==> flow/design.v <==
`timescale 1ns / 1ps
module AES_Composite_enc(Kin, Din, Dout, Krdy, Drdy, Kvld, Dvld, EN, BSY, CLK, RSTn, cc_out);  
   input  [127:0] Kin;   
   input [127:0]  Din;   
   output [127:0] Dout;  
   input          Krdy;  
   input          Drdy;  
   output         Kvld;  
   output         Dvld;  
   input          EN;    
   output         BSY;   
   input          CLK;   
   input          RSTn;  
   reg [127:0]    dat,key, rkey;
   reg [15:0]      dat0,dat1,dat2,dat3,dat4,dat5,dat6,dat7;   
   wire [127:0]   dat_next,rkey_next;
   wire [15:0] dat_next0;
   reg [79:0]      rnd;  
   reg [7:0]      rcon; 
   reg            sel;   
   reg            Dvld, Kvld, BSY;
   wire           rst;
	reg [79:0]      store;
   reg            m;
   reg [1:0]      n;
   reg [2:0]      k;
   reg [3:0]      l;
   reg [3:0] d;
   reg [7:0] i;  
   (* keep = "true" *) (* s = "true" *) output reg [31:0] cc_out;
   reg [31:0] R;
   wire [31:0] r;
   wire [31:0] b;
	reg [3:0] j;
	reg on;
assign rst = ~RSTn;
aes_core dut1(sel,i,dat,dat0,dat1,dat2,dat3,dat4,dat5,dat6,rkey_next,dat_next,dat_next0); 
KeyExpantion keyexpantion (.kin(rkey), .kout(rkey_next), .rcon(rcon));
always @(posedge CLK or posedge rst) begin
      if (rst)     Dvld <= 0;
      else if (EN) Dvld <= sel;
   end
   always @(posedge CLK or posedge rst) begin
      if (rst) Kvld <= 0;
      else if (EN) Kvld <= Krdy;
   end
   always @(posedge CLK or posedge rst) begin
      if (rst) BSY <= 0;
      else if (EN) BSY <= Drdy || (rnd[79:1] | sel);
   end  
 always@(posedge CLK or posedge rst)
 begin
  if(rst) i<=8'd0; 
  else if (EN) begin
       if(i[7])         i<=8'd1;
       else if(Drdy)    i<=8'd1;
       else if(~rnd[0]) i<={i[6:0],i[7]};
 end
 end
 always @(posedge CLK or posedge rst) begin
      if (rst)     sel <= 0;
      else if (EN) sel <= rnd[79];
   end
 always @(posedge CLK or posedge rst) begin
      if (rst)
      begin
              dat <= 128'h0;
              dat7<=16'h0;
      end
      else if (EN) begin
         if (Drdy)   
         begin             
         dat <= Din ^ Kin;
         end
         else if ((i[7]) && (~rnd[0]|sel)) 
            begin
            dat <= dat_next;   
            dat7<=dat_next0;   
            end
      end
   end
 always @(posedge CLK or posedge rst) begin
      if (rst)                 dat0 <= 16'h0;
      else if (EN) begin
          if ((i[0]) && (~rnd[0]|sel))  dat0 <= dat_next0;   
      end
   end
 always @(posedge CLK or posedge rst) begin
      if (rst)                 dat1 <= 16'h0;
      else if (EN) begin
          if ((i[1]) && (~rnd[0]|sel))  dat1 <= dat_next0; 
      end
   end
 always @(posedge CLK or posedge rst) begin
      if (rst)                 dat2 <= 16'h0;
      else if (EN) begin
          if ((i[2]) && (~rnd[0]|sel))  dat2 <= dat_next0; 
      end
   end
  always @(posedge CLK or posedge rst) begin
      if (rst)                 dat3 <= 16'h0;
      else if (EN) begin
          if ((i[3]) && (~rnd[0]|sel))  dat3<= dat_next0; 
      end
   end
always @(posedge CLK or posedge rst) begin
      if (rst)                 dat4 <= 16'h0;
      else if (EN) begin
          if ((i[4]) && (~rnd[0]|sel))  dat4<= dat_next0; 
      end
   end
always @(posedge CLK or posedge rst) begin
      if (rst)                 dat5 <= 16'h0;
      else if (EN) begin
          if ((i[5]) && (~rnd[0]|sel))  dat5<= dat_next0; 
      end
   end
always @(posedge CLK or posedge rst) begin
      if (rst)                 dat6 <= 16'h0;
      else if (EN) begin
          if ((i[6]) && (~rnd[0]|sel))  dat6<= dat_next0; 
      end
   end
 assign Dout = dat; 
 always @(posedge CLK or posedge rst) begin
      if (rst)     key <= 128'h0;
      else if (EN)
        if (Krdy)  key <= Kin;
   end
   always @(posedge CLK or posedge rst) begin
      if (rst)         rkey <= 128'h0;
      else if (EN) begin
         if (Krdy)        rkey <= Kin;
         else if (rnd[0] && ~on) rkey <= key;
         else if (i[7] && (~rnd[0]|sel)) rkey <= rkey_next;
      end
   end 
 always @(posedge CLK or posedge rst) begin
     if (rst)          rcon <= 8'h01;
     else if (EN) begin
        if (Drdy)    rcon <= 8'h01;
        else if ((i[7])&& ~rnd[0]) rcon <= xtime(rcon);
     end
   end
   function [7:0] xtime;
      input [7:0] x;
      xtime = (x[7]==1'b0)? {x[6:0],1'b0} : {x[6:0],1'b0} ^ 8'h1B;
   endfunction
	always @(posedge CLK or posedge rst) begin
      if (rst)                 m <= 1'b0;
		else if (m!=1'b0)           m <= 1'b0;
      else if (EN && (~store[0]) && (rnd[8] | rnd[72]) && d[0])   m <= 1'b1;
      else m <= 1'b0;
   end
   always @(posedge CLK or posedge rst) begin
      if (rst)                 n <= 2'b00;
		else if (n!=2'd0)           n <= {1'b0,n[1]};
      else if (EN && (~store[0]) && (rnd[8] | rnd[72]) && d[1])   n <= 2'b10;
		else n <= 2'd0;
   end
   always @(posedge CLK or posedge rst) begin
      if (rst)                 k <= 3'b000;
		else if (k!=3'd0)           k <= {1'b0,k[2:1]};    
      else if (EN && (~store[0]) && (rnd[8] | rnd[72]) && d[2])   k <= 3'b100;
		else k <= 3'd0;
   end
   always @(posedge CLK or posedge rst) begin
      if (rst)                 l <= 4'b0000;
		else if (l!=4'd0)           l <= {1'b0,l[3:1]};
      else if (EN && (~store[0]) && (rnd[8] | rnd[72]) && d[2])   l <= 4'b1000;
		else l <= 4'd0;
   end
	always @ (posedge CLK or posedge rst) begin
	   if (rst) on <= 1'b0;
		else if (rnd[8] | rnd[72] && ~store[0]) on <= 1'b1;
		else if ((!m) && (!n) && (!k) && (!l)) on <= 1'b0;
	end
	wire h = (on && (!m) && (!n) && (!k) && (!l));
	always @(posedge CLK or posedge rst) begin
      if (rst)    begin    rnd <= 80'd1;  store <= 80'd1; end
      else if (EN) begin
         if (Drdy)  begin       rnd <= {rnd[78:0], rnd[79]};  store <= 80'd0; end
         else if ((rnd[8] | rnd[72] && ~store[0]) || h)  begin 
                 if(store==80'd0) begin store <= {rnd[78:0], rnd[79]}; rnd <= 80'd1;  end
                 else if ((!m) && (!n) && (!k) && (!l)) begin rnd <= store; store <= 80'd0; end    
         end
			else if(~rnd[0])  rnd <= {rnd[78:0],rnd[79]};
      end
   end
   assign r = R;
   assign b = cc_out;
   always @ (posedge CLK or posedge rst) begin
   if (rst) R <= 32'hffffffff;
	else R <= cc_out;
   end
    always @ (posedge CLK or posedge rst) begin
      if (rst) j <= 4'd0;
		else if (sel) j <= 4'd0;
      else if (i[7]) j <= j + 4'd1;
      else j <= j;
    end
	wire g = ((|rnd[8:0]) || (j == 4'd9)) && BSY;
	always @ (*) begin
     if (rst) cc_out <= R;
     else if (g) begin  
		 case (dat_next0[1:0]%4)
         2'd0: cc_out[31:0] <= (r[0]==0)?(r[31:0]>>1):(r[31:0]<<1)+r[31:0]+32'd1;
         2'd1: cc_out[31:0] <= (r[0]==0)?(r[31:0]>>1):(r[31:0]<<2)+32'd1;
         2'd2: cc_out[31:0] <= (r[0]==0)?(r[31:0]>>1):(r[31:0]<<2)+r[31:0]+32'd1;
         2'd3: cc_out[31:0] <= (r[0]==0)?(r[31:0]>>1):(r[31:0]<<2)+(r[31:0]<<1)+32'd1;
         default: cc_out <= R;
       endcase
     end
     else cc_out <= R;
    end
	 wire [1:0]  p;
    assign p=cc_out%4;
    always@(*) begin
     case(p)
     0: begin d=4'b0001; end
     1: begin d=4'b0010; end
     2: begin d=4'b0100; end
     3: begin d=4'b1000; end
     endcase
	 end
endmodule
module aes_core(sel,i,dat,din0,din1,din2,din3,din4,din5,din6,k,datout,dout);
input sel;
input [7:0]i;
input [15:0] din0,din1,din2,din3,din4,din5,din6;
output reg[15:0] dout;
input [127:0] dat,k;
output [127:0] datout;
reg [15:0] a;
wire [15:0]b;  
wire [127:0]data,data1,data2;
wire [127:0] rx;  
wire [127:0] rs;  
wire [31:0] mx0,mx1,mx2,mx3;  
wire [31:0] my0,my1,my2,my3;  
masoleh f(a,b);
always@(*)begin 
    case(i)
    8'd1: begin
        a<=dat[127:112];
        dout<=b;
    end
    8'd2: begin
        a<=dat[111:96];
        dout<=b;
    end
    8'd4: begin
        a<=dat[95:80];
        dout<=b;
    end
    8'd8: begin
        a<=dat[79:64];
        dout<=b;
    end
    8'd16: begin
        a<=dat[63:48];
        dout<=b;
    end
    8'd32: begin
        a<=dat[47:32];
        dout<=b;
    end
    8'd64: begin
        a<=dat[31:16];
        dout<=b;
    end
    8'd128: begin
        a<=dat[15:0];
        dout<=b;
    end
	 default: begin
	     a<=dat[15:0];
        dout<=b;
	 end
    endcase
end
row_shift f17(rx,rs);
MixColumns f18(mx0,my0);
MixColumns f19(mx1,my1);
MixColumns f20(mx2,my2);
MixColumns f21(mx3,my3);
 assign data={din0,din1,din2,din3,din4,din5,din6,b};
 assign rx=data;
 assign data1=rs;
 assign {mx0,mx1,mx2,mx3}=data1;
 assign data2={my0,my1,my2,my3};
 assign datout=(sel)?data1^k:data2^k;
endmodule
module MixColumns(x, y);
   input  [31:0]  x;
   output [31:0]  y;
   wire [7:0]    a0, a1, a2, a3;
   wire [7:0]    b0, b1, b2, b3;
   assign a0 = x[31:24];
   assign a1 = x[23:16];
   assign a2 = x[15: 8];
   assign a3 = x[ 7: 0];
   assign b0 = xtime(a0);
   assign b1 = xtime(a1);
   assign b2 = xtime(a2);
   assign b3 = xtime(a3);
   assign y[31:24] =    b0 ^ a1^b1 ^ a2    ^ a3;
   assign y[23:16] = a0        ^b1 ^ a2^b2 ^ a3;
   assign y[15: 8] = a0    ^ a1        ^b2 ^ a3^b3;
   assign y[ 7: 0] = a0^b0 ^ a1    ^ a2        ^b3;
   function [7:0] xtime;
      input [7:0] x;
      xtime = (x[7]==1'b0)? {x[6:0],1'b0} : {x[6:0],1'b0} ^ 8'h1B;
   endfunction
endmodule  
module KeyExpantion (kin, kout, rcon);
   input [127:0]  kin;
   output [127:0] kout;
   input [7:0] 	  rcon;
   wire [31:0]   ws,wr, w0, w1, w2, w3;
   wire [15:0] ws1,ws2;
   masoleh max1({kin[23:16],kin[15:8]},ws1);
   masoleh max2({kin[7:0],kin[31:24]},ws2);
   assign ws={ws1,ws2};
   assign wr = {(ws[31:24] ^ rcon), ws[23:0]};
   assign w0 = wr ^ kin[127:96];
   assign w1 = w0 ^ kin[95:64];
   assign w2 = w1 ^ kin[63:32];
   assign w3 = w2 ^ kin[31:0];
   assign kout = {w0, w1, w2, w3};
endmodule  
module masoleh(x,y);  
input [15:0] x;
output [15:0] y;
wire [7:0] byte_in1, byte_in2;
wire [7:0] byte_out1, byte_out2;
assign byte_in1 = x[15:8];
assign byte_in2 = x[7:0];
Newlight_sbox cm1(byte_in1, byte_out1);
Newlight_sbox cm2(byte_in2, byte_out2);
assign y = {byte_out1, byte_out2};
endmodule
module Newlight_sbox( input [7:0] g,
                      output [7:0] s
    );
wire y1,y2,y3,y4,y5,y6,y7,y8,y9,y10,y11,y12,y13,y14,y15,y16,y17,y18;
wire l1,l2,l3,l4;
wire x1,x2,x3,x4;
wire r1,r2,r3,r4,r5,r6,r7,r8,r9,r10,r11,r12;
In_tf m1 (.g(g),.a0(y1),.a1(y2),.a2(y3),.a3(y4),.b0(y5),.b1(y6),.b2(y7),.b3(y8),
          .a01(y9),.a02(y10),.a13(y11),.a23(y12),.ap(y13),.b01(y14),.b02(y15),.b13(y16),.b23(y17),.bp(y18)   );
expo_comp m2 (.a0(y1) ,.a1(y2),.a2(y3),.a3(y4),.b0(y5),.b1(y6),.b2(y7),.b3(y8),
           .a01(y9),.a02(y10),.a13(y11),.a23(y12),.ap(y13),.b01(y14),.b02(y15),.b13(y16),.b23(y17),.bp(y18),.d0(l1),.d1(l2),.d2(l3),.d3(l4));
Inv_4 m3 (   .d0(l1),.d1(l2),.d2(l3),.d3(l4),.e0(x1),.e1(x2),.e2(x3),.e3(x4)  );
mul_out m4 ( .e0(x1),.e1(x2),.e2(x3),.e3(x4),.a0(y1),.a1(y2),.a2(y3),.a3(y4),.b0(y5),.b1(y6),.b2(y7),.b3(y8),
             .a01(y9),.a02(y10),.a13(y11),.a23(y12),.ap(y13),.b01(y14),.b02(y15),.b13(y16),.b23(y17),.bp(y18),
             .w0(r1),.w1(r2),.w2(r3),.w3(r4),.w4(r5),.w5(r6),.z0(r7),.z1(r8),.z2(r9),.z3(r10),.z4(r11),.z5(r12) );
out_tf m5 (  .w0(r1),.w1(r2),.w2(r3),.w3(r4),.w4(r5),.w5(r6),.z0(r7),.z1(r8),.z2(r9),.z3(r10),.z4(r11),.z5(r12),.s(s));            
endmodule
module In_tf(input [7:0] g,
             output a0,a1,a2,a3,b0,b1,b2,b3,
             output a01,a02,a13,a23,ap,b01,b02,b13,b23,bp
             );
             wire t0,t1;
assign a0 = b3^g[4];
assign a1 = a13^a3;
assign a2 = b3^g[7];
assign a3 = b3^g[1];
assign b0 = g[0];
assign b1 = b01^g[0];
assign b2 = b0^b02;
assign b3 = b23^b2;
assign a01 = a23^ap;
assign a02 = g[7]^g[4];
assign a13 = g[7]^g[2];
assign a23 = g[7]^g[1];
assign ap = g[4]^g[2];
assign b01 = t0^a01;
assign b02 = t1^g[6];
assign b13 = b02^bp;
assign b23 = t1^g[5];
assign bp = b23^b01;
assign t0 = g[3]^g[2];
assign t1 = t0^g[1]; 
endmodule
module expo_comp( input a0,a1,a2,a3,b0,b1,b2,b3,a01,a02,a13,a23,ap,b01,b02,b13,b23,bp,
                  output d0,d1,d2,d3  );
assign d0 = ~(a01&b01)^(~(a02&b02))^(~(a0&b0))^(~(a13|b13));
assign d1 = ~(a01&b01)^(~(a02|b02))^(~(a1&b1))^(~(ap&bp));
assign d2 = ~(a2|b2)^(~(a13&b13))^(~(a23&b23))^(~(a02&b02));
assign d3 = ~(a3&b3)^(~(ap&bp))^(~(a23|b23))^(~(a02&b02));                 
endmodule
module Inv_4( input d0,d1,d2,d3,
              output e0,e1,e2,e3 );
   assign e0 = d3&(d0^d1) | d2&((~d0)|d3);
   assign e1 = (~d2)&d3&(d0^~d1) | d2&(d1|(~d3));           
   assign e2 = d1&(d2^d3) | d0&((~d2)|d1);   
   assign e3 = (~d0)&d1&(d2^~d3) | d0&(d3 | (~d1));       
endmodule
module mul_out( input a0,a1,a2,a3,b0,b1,b2,b3,a01,a02,a13,a23,ap,b01,b02,b13,b23,bp,
                      e0,e1,e2,e3,
                output w0,w1,w2,w3,w4,w5,
                output z0,z1,z2,z3,z4,z5      
    );
  wire e02,e13;
assign  e02 = e0^e2;
assign  e13 = e1^e3;
assign w0 = ~(b1&e0)^(~(b01&e1)); 
assign w1 = ~(b0&e1)^(~(b01&e0));
assign w2 = ~(b3&e2)^(~(b23&e3));
assign w3 = ~(b2&e3)^(~(b23&e2));
assign w4 = ~(b13&e13)^(~(b02&e02));
assign w5 = ~(bp&e13)^(~(b13&e02));
assign z0 = ~(a1&e0)^(~(a01&e1));
assign z1 = ~(a0&e1)^(~(a01&e0));
assign z2 = ~(a3&e2)^(~(a23&e3));
assign z3 = ~(a2&e3)^(~(a23&e2));
assign z4 = ~(a13&e13)^(~(a02&e02));
assign z5 = ~(ap&e13)^(~(a13&e02));   
endmodule
module out_tf( input w0,w1,w2,w3,w4,w5,
               input z0,z1,z2,z3,z4,z5,
               output [7:0] s
                                         );
 wire t2,t3,t4,t5,t6;                                        
 assign t2 = w3^z1^z5;                                        
 assign t3 = w0^w2;
 assign t4 = w3^w5;
 assign t5 = w0^w4;  
 assign t6 = t5^z2;
 assign s[7] = t2^w5;
 assign s[6] = t4^~s[4];
 assign s[5] = t6^~z4;
 assign s[4] = t2^w1;
 assign s[3] = t3^s[4];
 assign s[2] = t6^z0^s[7];
 assign s[1] = t5^t4^s[0];
 assign s[0] = ~(t3^z3^z5);
endmodule
module row_shift(sb,rs);
input [127:0] sb;
output reg [127:0] rs;
always@(sb)
begin
       rs[127:120] = sb[127:120];  
       rs[119:112] = sb[87:80];  
       rs[111:104] = sb[47:40];  
       rs[103:96]  = sb[7:0];    
       rs[95:88]   = sb[95:88];  
       rs[87:80]   = sb[55:48];  
       rs[79:72]   = sb[15:8];   
       rs[71:64]   = sb[103:96]; 
       rs[63:56]   = sb[63:56];  
       rs[55:48]   = sb[23:16];  
       rs[47:40]   = sb[111:104]; 
       rs[39:32]   = sb[71:64];  
       rs[31:24]   = sb[31:24];  
       rs[23:16]   = sb[119:112];  
       rs[15:8]    = sb[79:72];  
       rs[7:0]     = sb[39:32];  
end                 
endmodule
## From RTL to reports: AES_Composite_enc

The steps from the RTL of AES_Composite_enc to its reports follow in flow order.
Lines are those of the file above, counted from 1.
Operators carry their Yosys type and port widths (W data, S select, Z words).
Cell names lack the library's common part.
The mark n/a stands for no value.

- Top: AES_Composite_enc
- Clock: CLK
- Standard-cell library: sky130hd
- Timing corner: tt_025C_1v80

## After elaboration

Source: Yosys, flattened and elaborated, memories not mapped. Widths are those after wreduce. Registers that Yosys merges into a memory's read port (data or address) are not register bits. Print and check cells do not count. Equal cells are merged and count once.

- Reduce/logical cells: 60
- $lt $le $gt $ge: 0
- Multiply operators: 0
- Div/mod/pow operators: 0
- $add $sub $neg: 8
- Eq/ne operators: 17
- Multiplexer cells: 58
- Bitwise operators: 1061
- Shift operators: 0

Operators by type and width:

| kind | number |
|---|---|
| $mux W128 | 6 |
| $mux W80 | 9 |
| $xor A8 B8 Y8 | 65 |
| $xor A128 B128 Y128 | 3 |
| $xor A1 B1 Y1 | 372 |
| $and A1 B1 Y1 | 252 |
| $not A1 Y1 | 249 |
| $mux W32 | 6 |
| $add A32 B1 Y32 const B | 4 |
| $xor A32 B32 Y32 | 4 |
| $pmux W32 S4 | 1 |
| $pmux W16 S7 | 1 |
| $add A32 B32 Y32 | 3 |
| $mux W5 | 17 |
| $logic_not A80 Y1 | 1 |
| $logic_or A1 B79 Y1 | 1 |
| $or A79 B1 Y79 | 1 |
| $or A1 B1 Y1 | 74 |
| $not A4 Y4 | 17 |
| $mux W8 | 5 |
| $logic_not A32 Y1 | 1 |
| $reduce_and A2 Y1 | 13 |
| $xnor A1 B1 Y1 | 24 |
| $logic_and A1 B1 Y1 | 24 |
| $mux W4 | 4 |
| $reduce_bool A2 Y1 | 6 |
| $pmux W3 S4 | 1 |
| $reduce_bool A3 Y1 | 3 |

Not listed: further kinds 25, cells in them 37.

- Word width x clocked read ports: 0
- Bits of input ports: 261
- Word-level cells: 1231
- Output and inout bits: 163
- Register bits: 723
- Latch bits: 0
- Memory bits (writable): 0
- Memory bits (read-only): 0
- Memories: 0

## Longest topological paths

Yosys ltp: most cells in a row. Word level: on the elaborated netlist, between registers, memories and ports. Mapped: between sequential cells and ports; inverters and the memories' decode and read muxes count.

- Word-level depth: 34
- ABC_AREA: 0
- Mapped depth: 45
- Depth with buffers taken out: 37

## Mapped cells and area

Source: synth_stat.txt of the flow (Yosys; design flattened, memories mapped). It holds for the ABC_AREA given above (unset counts as 0); a run with the other value may have another netlist.
The area totals of this step are shown rounded.

Cell types:

| cell type | number | area in all (µm²) |
|---|---|---|
| dfrtp_1 | 688 | 1.72E+04 |
| xnor2_1 | 860 | 7.53E+03 |
| o21ai_0 | 708 | 3.54E+03 |
| nand2_1 | 932 | 3.5E+03 |
| xor2_1 | 328 | 2.87E+03 |
| a21oi_1 | 503 | 2.52E+03 |
| nor2_1 | 449 | 1.69E+03 |
| clkbuf_1 | 443 | 1.66E+03 |
| mux2_2 | 145 | 1.63E+03 |
| ha_1 | 93 | 1.16E+03 |
| dfstp_2 | 35 | 919.632 |
| a22oi_1 | 105 | 788.256 |
| a211oi_1 | 102 | 765.734 |
| xnor3_1 | 32 | 720.691 |
| mux2i_1 | 53 | 530.509 |
| nor4_1 | 54 | 337.824 |
| nand3b_1 | 43 | 322.81 |
| nor3_1 | 61 | 305.293 |

Not listed: further types 94, cells in them 832.

- Sequential area: 18100 µm²
- Mapped flip-flops: 723
- Chip area (Yosys): 54000 µm²
- Cell count: 6466
- Buffer cells: 511

The figures by module come from a second, unflattened synthesis with its own total; it is not the netlist above.

- Cells (unflattened synthesis): 5638
- Area (unflattened synthesis): 54000 µm²

Each row is one instance without its submodules.

Modules:

| module | sequential area (µm²) | area (µm²) | cells | instances |
|---|---|---|---|---|
| AES_Composite_enc | 18100 | 37000 | 3881 | 1 |
| MixColumns | 0.0 | 1340 | 82 | 4 |
| aes_core | 0.0 | 3420 | 394 | 1 |
| In_tf | 0.0 | 334 | 29 | 6 |
| KeyExpantion | 0.0 | 1550 | 175 | 1 |
| mul_out | 0.0 | 213 | 38 | 6 |
| out_tf | 0.0 | 170 | 16 | 6 |
| row_shift | 0.0 | 961 | 128 | 1 |
| expo_comp | 0.0 | 153 | 24 | 6 |
| Inv_4 | 0.0 | 93.8 | 15 | 6 |
| Newlight_sbox | 0.0 | 0.0 | 0 | 6 |
| masoleh | 0.0 | 0.0 | 0 | 3 |

## Worst setup path after synthesis

Path of least setup slack by OpenSTA after synthesis, without wires, with an ideal clock, recovery checks aside; 20% of the period is set as input and as output delay. Where synthesis merged equal registers, the netlist keeps one of their names.

- Path type: reg2out
- Start point: register i[1]
- End point: output port cc_out[16]
- Arrival time: 8.818 ns
- Time at the first pin: 0.000 ns
- Clock period: 14.0 ns
- Path slack: 2.382 ns
- External output delay: 2.800 ns
- Required time: 11.200 ns
- Driving pins on the path: 40
- Path delay: 8.818 ns
- Path buffers: 5
- Synthesis period reached: 11.618 ns

"path delay" is the arrival time less input delay plus setup time.
At an output port there is no setup time.
"driving pins on the path" counts driving pins, that of a launching flip-flop among them; a cell with two outputs on the path counts twice.
"synthesis period reached" is the clock period less the worst setup slack; recovery checks do not enter. This is arithmetic on one report: input and output delays are still those of the set period (20% each).
The rows between start and end are the longest chain of elaborated cells between them; the timing report does not say that the signal goes this way. Where chains are equally long, one stands for them.
Each line given opens the expression or statement behind the cell; cells for indexed reads and writes are added by Yosys, which also makes memories of some case tables.
A register here has more assigning lines than the two given.

- Cell sequence: dfrtp_1 -> buf_6 -> or4_4 -> or3_4 -> and4_1 -> buf_2 -> nor4_4 -> nor2_2 -> xnor2_1 -> xnor2_1 -> ha_1 -> or4_1 -> a22oi_1 -> xnor2_1 -> xnor2_1 -> xnor2_1 -> inv_1 -> ha_1 -> [... 4 more ...] -> xor2_2 -> xnor3_1 -> clkbuf_1 -> inv_1 -> ha_1 -> clkbuf_1 -> clkinv_1 -> a21oi_1 -> or2_2 -> clkbuf_1 -> nor2_1 -> nor2_1 -> a21oi_1 -> o21ai_0 -> a21oi_1 -> o21ai_0 -> o21ai_0 -> o21ai_0
- Length of the longest elaborated chain: 29
- Elaborated cells on any way between the ends: 141
- Those cells by class: eq/ne: 10; mux: 4; logic: 126; reduce/logical: 1

Ends and longest elaborated chain, after synthesis:

| element | RTL line | RTL |
|---|---|---|
| from (decl) | 29 | `reg [7:0] i;` |
| from (assign) | 53 | `if(rst) i<=8'd0;` |
| from (assign) | 57 | `else if(~rnd[0]) i<={i[6:0],i[7]};` |
| $eq A8 B7 Y1 | 243 | `case(i)` |
| $pmux W16 S7 | 243 |  |
| $xor A1 B1 Y1 | 383 | `assign t0 = g[3]^g[2];` |
| $xor A1 B1 Y1 | 384 | `assign t1 = t0^g[1];` |
| $xor A1 B1 Y1 | 379 | `assign b02 = t1^g[6];` |
| $xor A1 B1 Y1 | 371 | `assign b2 = b0^b02;` |
| $xor A1 B1 Y1 | 372 | `assign b3 = b23^b2;` |
| [... 14 more ...] | n/a |  |
| $xor A1 B1 Y1 x2 | 438 | `assign s[0] = ~(t3^z3^z5);` |
| $not A1 Y1 | 438 |  |
| $xor A1 B1 Y1 | 437 | `assign s[1] = t5^t4^s[0];` |
| $eq A2 B2 Y1 | 206 | `case (dat_next0[1:0]%4)` |
| $pmux W32 S4 | 206 |  |
| $mux W32 | 205 | `else if (g) begin` |
| $mux W32 | 204 | `if (rst) cc_out <= R;` |
| to (decl) | 30 | `(* keep = "true" *) (* s = "true" *) output reg [31:0] cc_out;` |

Some nets on the timed path still bear RTL names; the line given drives or declares the net.

Nets with RTL names, path after synthesis:

| net | RTL line |
|---|---|
| dat_next0[0] | 438 |

## Path in the finished layout

From the final timing report of flow run 2: the path of least setup slack in the routed layout; clock arrival at registers is part of the times.

- Path type: reg2out
- Start point: register i[1]
- End point: output port cc_out[23]
- Driving pins on the path: 40
- Path slack: -0.06 ns
- Time at the first pin: 0.70 ns
- Required time: 8.40 ns
- Clock period: 10.5 ns
- Path buffers: 7
- Arrival time: 8.46 ns
- External output delay: 2.10 ns

The rows between start and end are the longest chain of elaborated cells between them; the timing report does not say that the signal goes this way. Where chains are equally long, one stands for them.
A register here has more assigning lines than the two given.

- Cell sequence: dfrtp_1 -> or4_4 -> buf_8 -> o32ai_4 -> buf_4 -> a211o_1 -> xnor2_2 -> and2_4 -> xnor2_4 -> inv_2 -> ha_4 -> inv_1 -> buf_6 -> or4_1 -> o2111a_1 -> buf_4 -> xnor2_1 -> xnor2_2 -> [... 4 more ...] -> a21o_1 -> xnor2_2 -> xor2_2 -> buf_6 -> buf_6 -> ha_4 -> inv_4 -> a21oi_4 -> or2_4 -> nor2_4 -> nor2_4 -> a21oi_2 -> o21ai_1 -> a21oi_1 -> o21ai_1 -> o21ai_1 -> o21ai_1 -> buf_2
- Length of the longest elaborated chain: 29
- Elaborated cells on any way between the ends: 141
- Those cells by class: eq/ne: 10; mux: 4; logic: 126; reduce/logical: 1

Ends and longest elaborated chain, after layout:

| element | RTL line | RTL |
|---|---|---|
| from (decl) | 29 | `reg [7:0] i;` |
| from (assign) | 53 | `if(rst) i<=8'd0;` |
| from (assign) | 57 | `else if(~rnd[0]) i<={i[6:0],i[7]};` |
| $eq A8 B7 Y1 | 243 | `case(i)` |
| $pmux W16 S7 | 243 |  |
| $xor A1 B1 Y1 | 383 | `assign t0 = g[3]^g[2];` |
| $xor A1 B1 Y1 | 384 | `assign t1 = t0^g[1];` |
| $xor A1 B1 Y1 | 379 | `assign b02 = t1^g[6];` |
| $xor A1 B1 Y1 | 371 | `assign b2 = b0^b02;` |
| $xor A1 B1 Y1 | 372 | `assign b3 = b23^b2;` |
| [... 14 more ...] | n/a |  |
| $xor A1 B1 Y1 x2 | 438 | `assign s[0] = ~(t3^z3^z5);` |
| $not A1 Y1 | 438 |  |
| $xor A1 B1 Y1 | 437 | `assign s[1] = t5^t4^s[0];` |
| $eq A2 B2 Y1 | 206 | `case (dat_next0[1:0]%4)` |
| $pmux W32 S4 | 206 |  |
| $mux W32 | 205 | `else if (g) begin` |
| $mux W32 | 204 | `if (rst) cc_out <= R;` |
| to (decl) | 30 | `(* keep = "true" *) (* s = "true" *) output reg [31:0] cc_out;` |

Appendix: measured runs

Module AES_Composite_enc, platform sky130hd: 4 stored runs of the flow (Yosys, OpenROAD) with differing settings, in no particular order. Input and output delays are each 20% of the period that was set; the output load is 0.01 pF.
"achieved clock period" is the run's clock period less its worst setup slack. It is reckoned from that one timing run; input and output delays stay at 20% of the period that was set.
The measured numbers are rounded.

### Flow run 1

==> flow/run.sh <==
#!/bin/bash
# the make line also repeats the synthesis and layout settings of config.mk as NAME=value (left out here)
make -C /OpenROAD-flow-scripts/flow DESIGN_CONFIG=/design/flow/config.mk WORK_HOME=/design/flow/orfs CLKGATE_MAP_FILE= finish
==> flow/config.mk <==
export PLATFORM = sky130hd
export DESIGN_NAME = AES_Composite_enc
export DESIGN_NICKNAME = AES_Composite_enc
export VERILOG_FILES = /design/flow/design.v
export SDC_FILE = /design/flow/constraint.sdc
export NUM_CORES = 4
export LEC_CHECK = 0
export ABC_AREA = 1
export CAP_MARGIN = 20
export CELL_PAD_IN_SITES_DETAIL_PLACEMENT = 2
export CORE_MARGIN = 2
export CORE_UTILIZATION = 49
export GPL_ROUTABILITY_DRIVEN = 1
export MAX_ROUTING_LAYER = met4
export MIN_ROUTING_LAYER = met2
export PLACE_DENSITY_LB_ADDON = 0.14
export SETUP_SLACK_MARGIN = 5.0
export SLEW_MARGIN = 0
==> flow/constraint.sdc <==
create_clock -name core_clock -period 22.9 [get_ports {CLK}]
set_input_delay 4.5800 -clock core_clock [delete_from_list [all_inputs] [get_ports {CLK}]]
set_output_delay 4.5800 -clock core_clock [all_outputs]
set_load 0.01 [all_outputs]

Outcome of flow run 1: did not finish, placement stopped with DPL-0033

### Flow run 2

==> flow/run.sh <==
#!/bin/bash
# the make line also repeats the synthesis and layout settings of config.mk as NAME=value (left out here)
make -C /OpenROAD-flow-scripts/flow DESIGN_CONFIG=/design/flow/config.mk WORK_HOME=/design/flow/orfs CLKGATE_MAP_FILE= finish
==> flow/config.mk <==
export PLATFORM = sky130hd
export DESIGN_NAME = AES_Composite_enc
export DESIGN_NICKNAME = AES_Composite_enc
export VERILOG_FILES = /design/flow/design.v
export SDC_FILE = /design/flow/constraint.sdc
export NUM_CORES = 4
export LEC_CHECK = 0
export ABC_AREA = 0
export CAP_MARGIN = 20
export CELL_PAD_IN_SITES_DETAIL_PLACEMENT = 2
export CORE_MARGIN = 4
export CORE_UTILIZATION = 40
export CTS_CLUSTER_DIAMETER = 222
export CTS_CLUSTER_SIZE = 27
export PLACE_DENSITY_LB_ADDON = 0.13
export SLEW_MARGIN = 20
==> flow/constraint.sdc <==
create_clock -name core_clock -period 10.5 [get_ports {CLK}]
set_input_delay 2.1000 -clock core_clock [delete_from_list [all_inputs] [get_ports {CLK}]]
set_output_delay 2.1000 -clock core_clock [all_outputs]
set_load 0.01 [all_outputs]

Results of flow run 2:
- Final utilization: 0.473
- Achieved clock period: 10.555 ns
- Standard-cell area after layout: 63300 µm²
- Worst hold slack after layout: 0.391 ns
- Area inside the die boundary: 141000 µm²
- Synthesized cell area: 54000 µm²
- Worst setup slack after layout: -0.055 ns
- Sum of negative setup slack: -0.212 ns

### Flow run 3

==> flow/run.sh <==
#!/bin/bash
# the make line also repeats the synthesis and layout settings of config.mk as NAME=value (left out here)
make -C /OpenROAD-flow-scripts/flow DESIGN_CONFIG=/design/flow/config.mk WORK_HOME=/design/flow/orfs CLKGATE_MAP_FILE= finish
==> flow/config.mk <==
export PLATFORM = sky130hd
export DESIGN_NAME = AES_Composite_enc
export DESIGN_NICKNAME = AES_Composite_enc
export VERILOG_FILES = /design/flow/design.v
export SDC_FILE = /design/flow/constraint.sdc
export NUM_CORES = 4
export LEC_CHECK = 0
export ABC_AREA = 0
export CAP_MARGIN = 20
export CORE_ASPECT_RATIO = 0.71
export CORE_MARGIN = 3
export CORE_UTILIZATION = 24
export GPL_TIMING_DRIVEN = 1
export PLACE_DENSITY_LB_ADDON = 0.22
export SETUP_SLACK_MARGIN = 0.46
export SLEW_MARGIN = 15
export TNS_END_PERCENT = 95
==> flow/constraint.sdc <==
create_clock -name core_clock -period 23.7 [get_ports {CLK}]
set_input_delay 4.7400 -clock core_clock [delete_from_list [all_inputs] [get_ports {CLK}]]
set_output_delay 4.7400 -clock core_clock [all_outputs]
set_load 0.01 [all_outputs]

Results of flow run 3:
- Standard-cell area after layout: 64000 µm²
- Synthesized cell area: 54000 µm²
- Final utilization: 0.287
- Sum of negative setup slack: 0.000 ns
- Worst hold slack after layout: 0.377 ns
- Worst setup slack after layout: 5.87 ns
- Achieved clock period: 17.833 ns
- Area inside the die boundary: 231000 µm²

### Flow run 4

==> flow/run.sh <==
#!/bin/bash
# the make line also repeats the synthesis and layout settings of config.mk as NAME=value (left out here)
make -C /OpenROAD-flow-scripts/flow DESIGN_CONFIG=/design/flow/config.mk WORK_HOME=/design/flow/orfs CLKGATE_MAP_FILE= finish
==> flow/config.mk <==
export PLATFORM = sky130hd
export DESIGN_NAME = AES_Composite_enc
export DESIGN_NICKNAME = AES_Composite_enc
export VERILOG_FILES = /design/flow/design.v
export SDC_FILE = /design/flow/constraint.sdc
export NUM_CORES = 4
export LEC_CHECK = 0
export CAP_MARGIN = 35
export CELL_PAD_IN_SITES_DETAIL_PLACEMENT = 1
export CORE_MARGIN = 2
export CORE_UTILIZATION = 25
export CTS_CLUSTER_DIAMETER = 323
export CTS_CLUSTER_SIZE = 96
export GPL_TIMING_DRIVEN = 0
export PLACE_DENSITY_LB_ADDON = 0.28
export SLEW_MARGIN = 15
==> flow/constraint.sdc <==
create_clock -name core_clock -period 14.5 [get_ports {CLK}]
set_input_delay 2.9000 -clock core_clock [delete_from_list [all_inputs] [get_ports {CLK}]]
set_output_delay 2.9000 -clock core_clock [all_outputs]
set_load 0.01 [all_outputs]

Results of flow run 4:
- Worst hold slack after layout: 0.472 ns
- Achieved clock period: 14.052 ns
- Area inside the die boundary: 220000 µm²
- Synthesized cell area: 54000 µm²
- Sum of negative setup slack: 0.000 ns
- Final utilization: 0.298
- Worst setup slack after layout: 0.448 ns
- Standard-cell area after layout: 63900 µm²
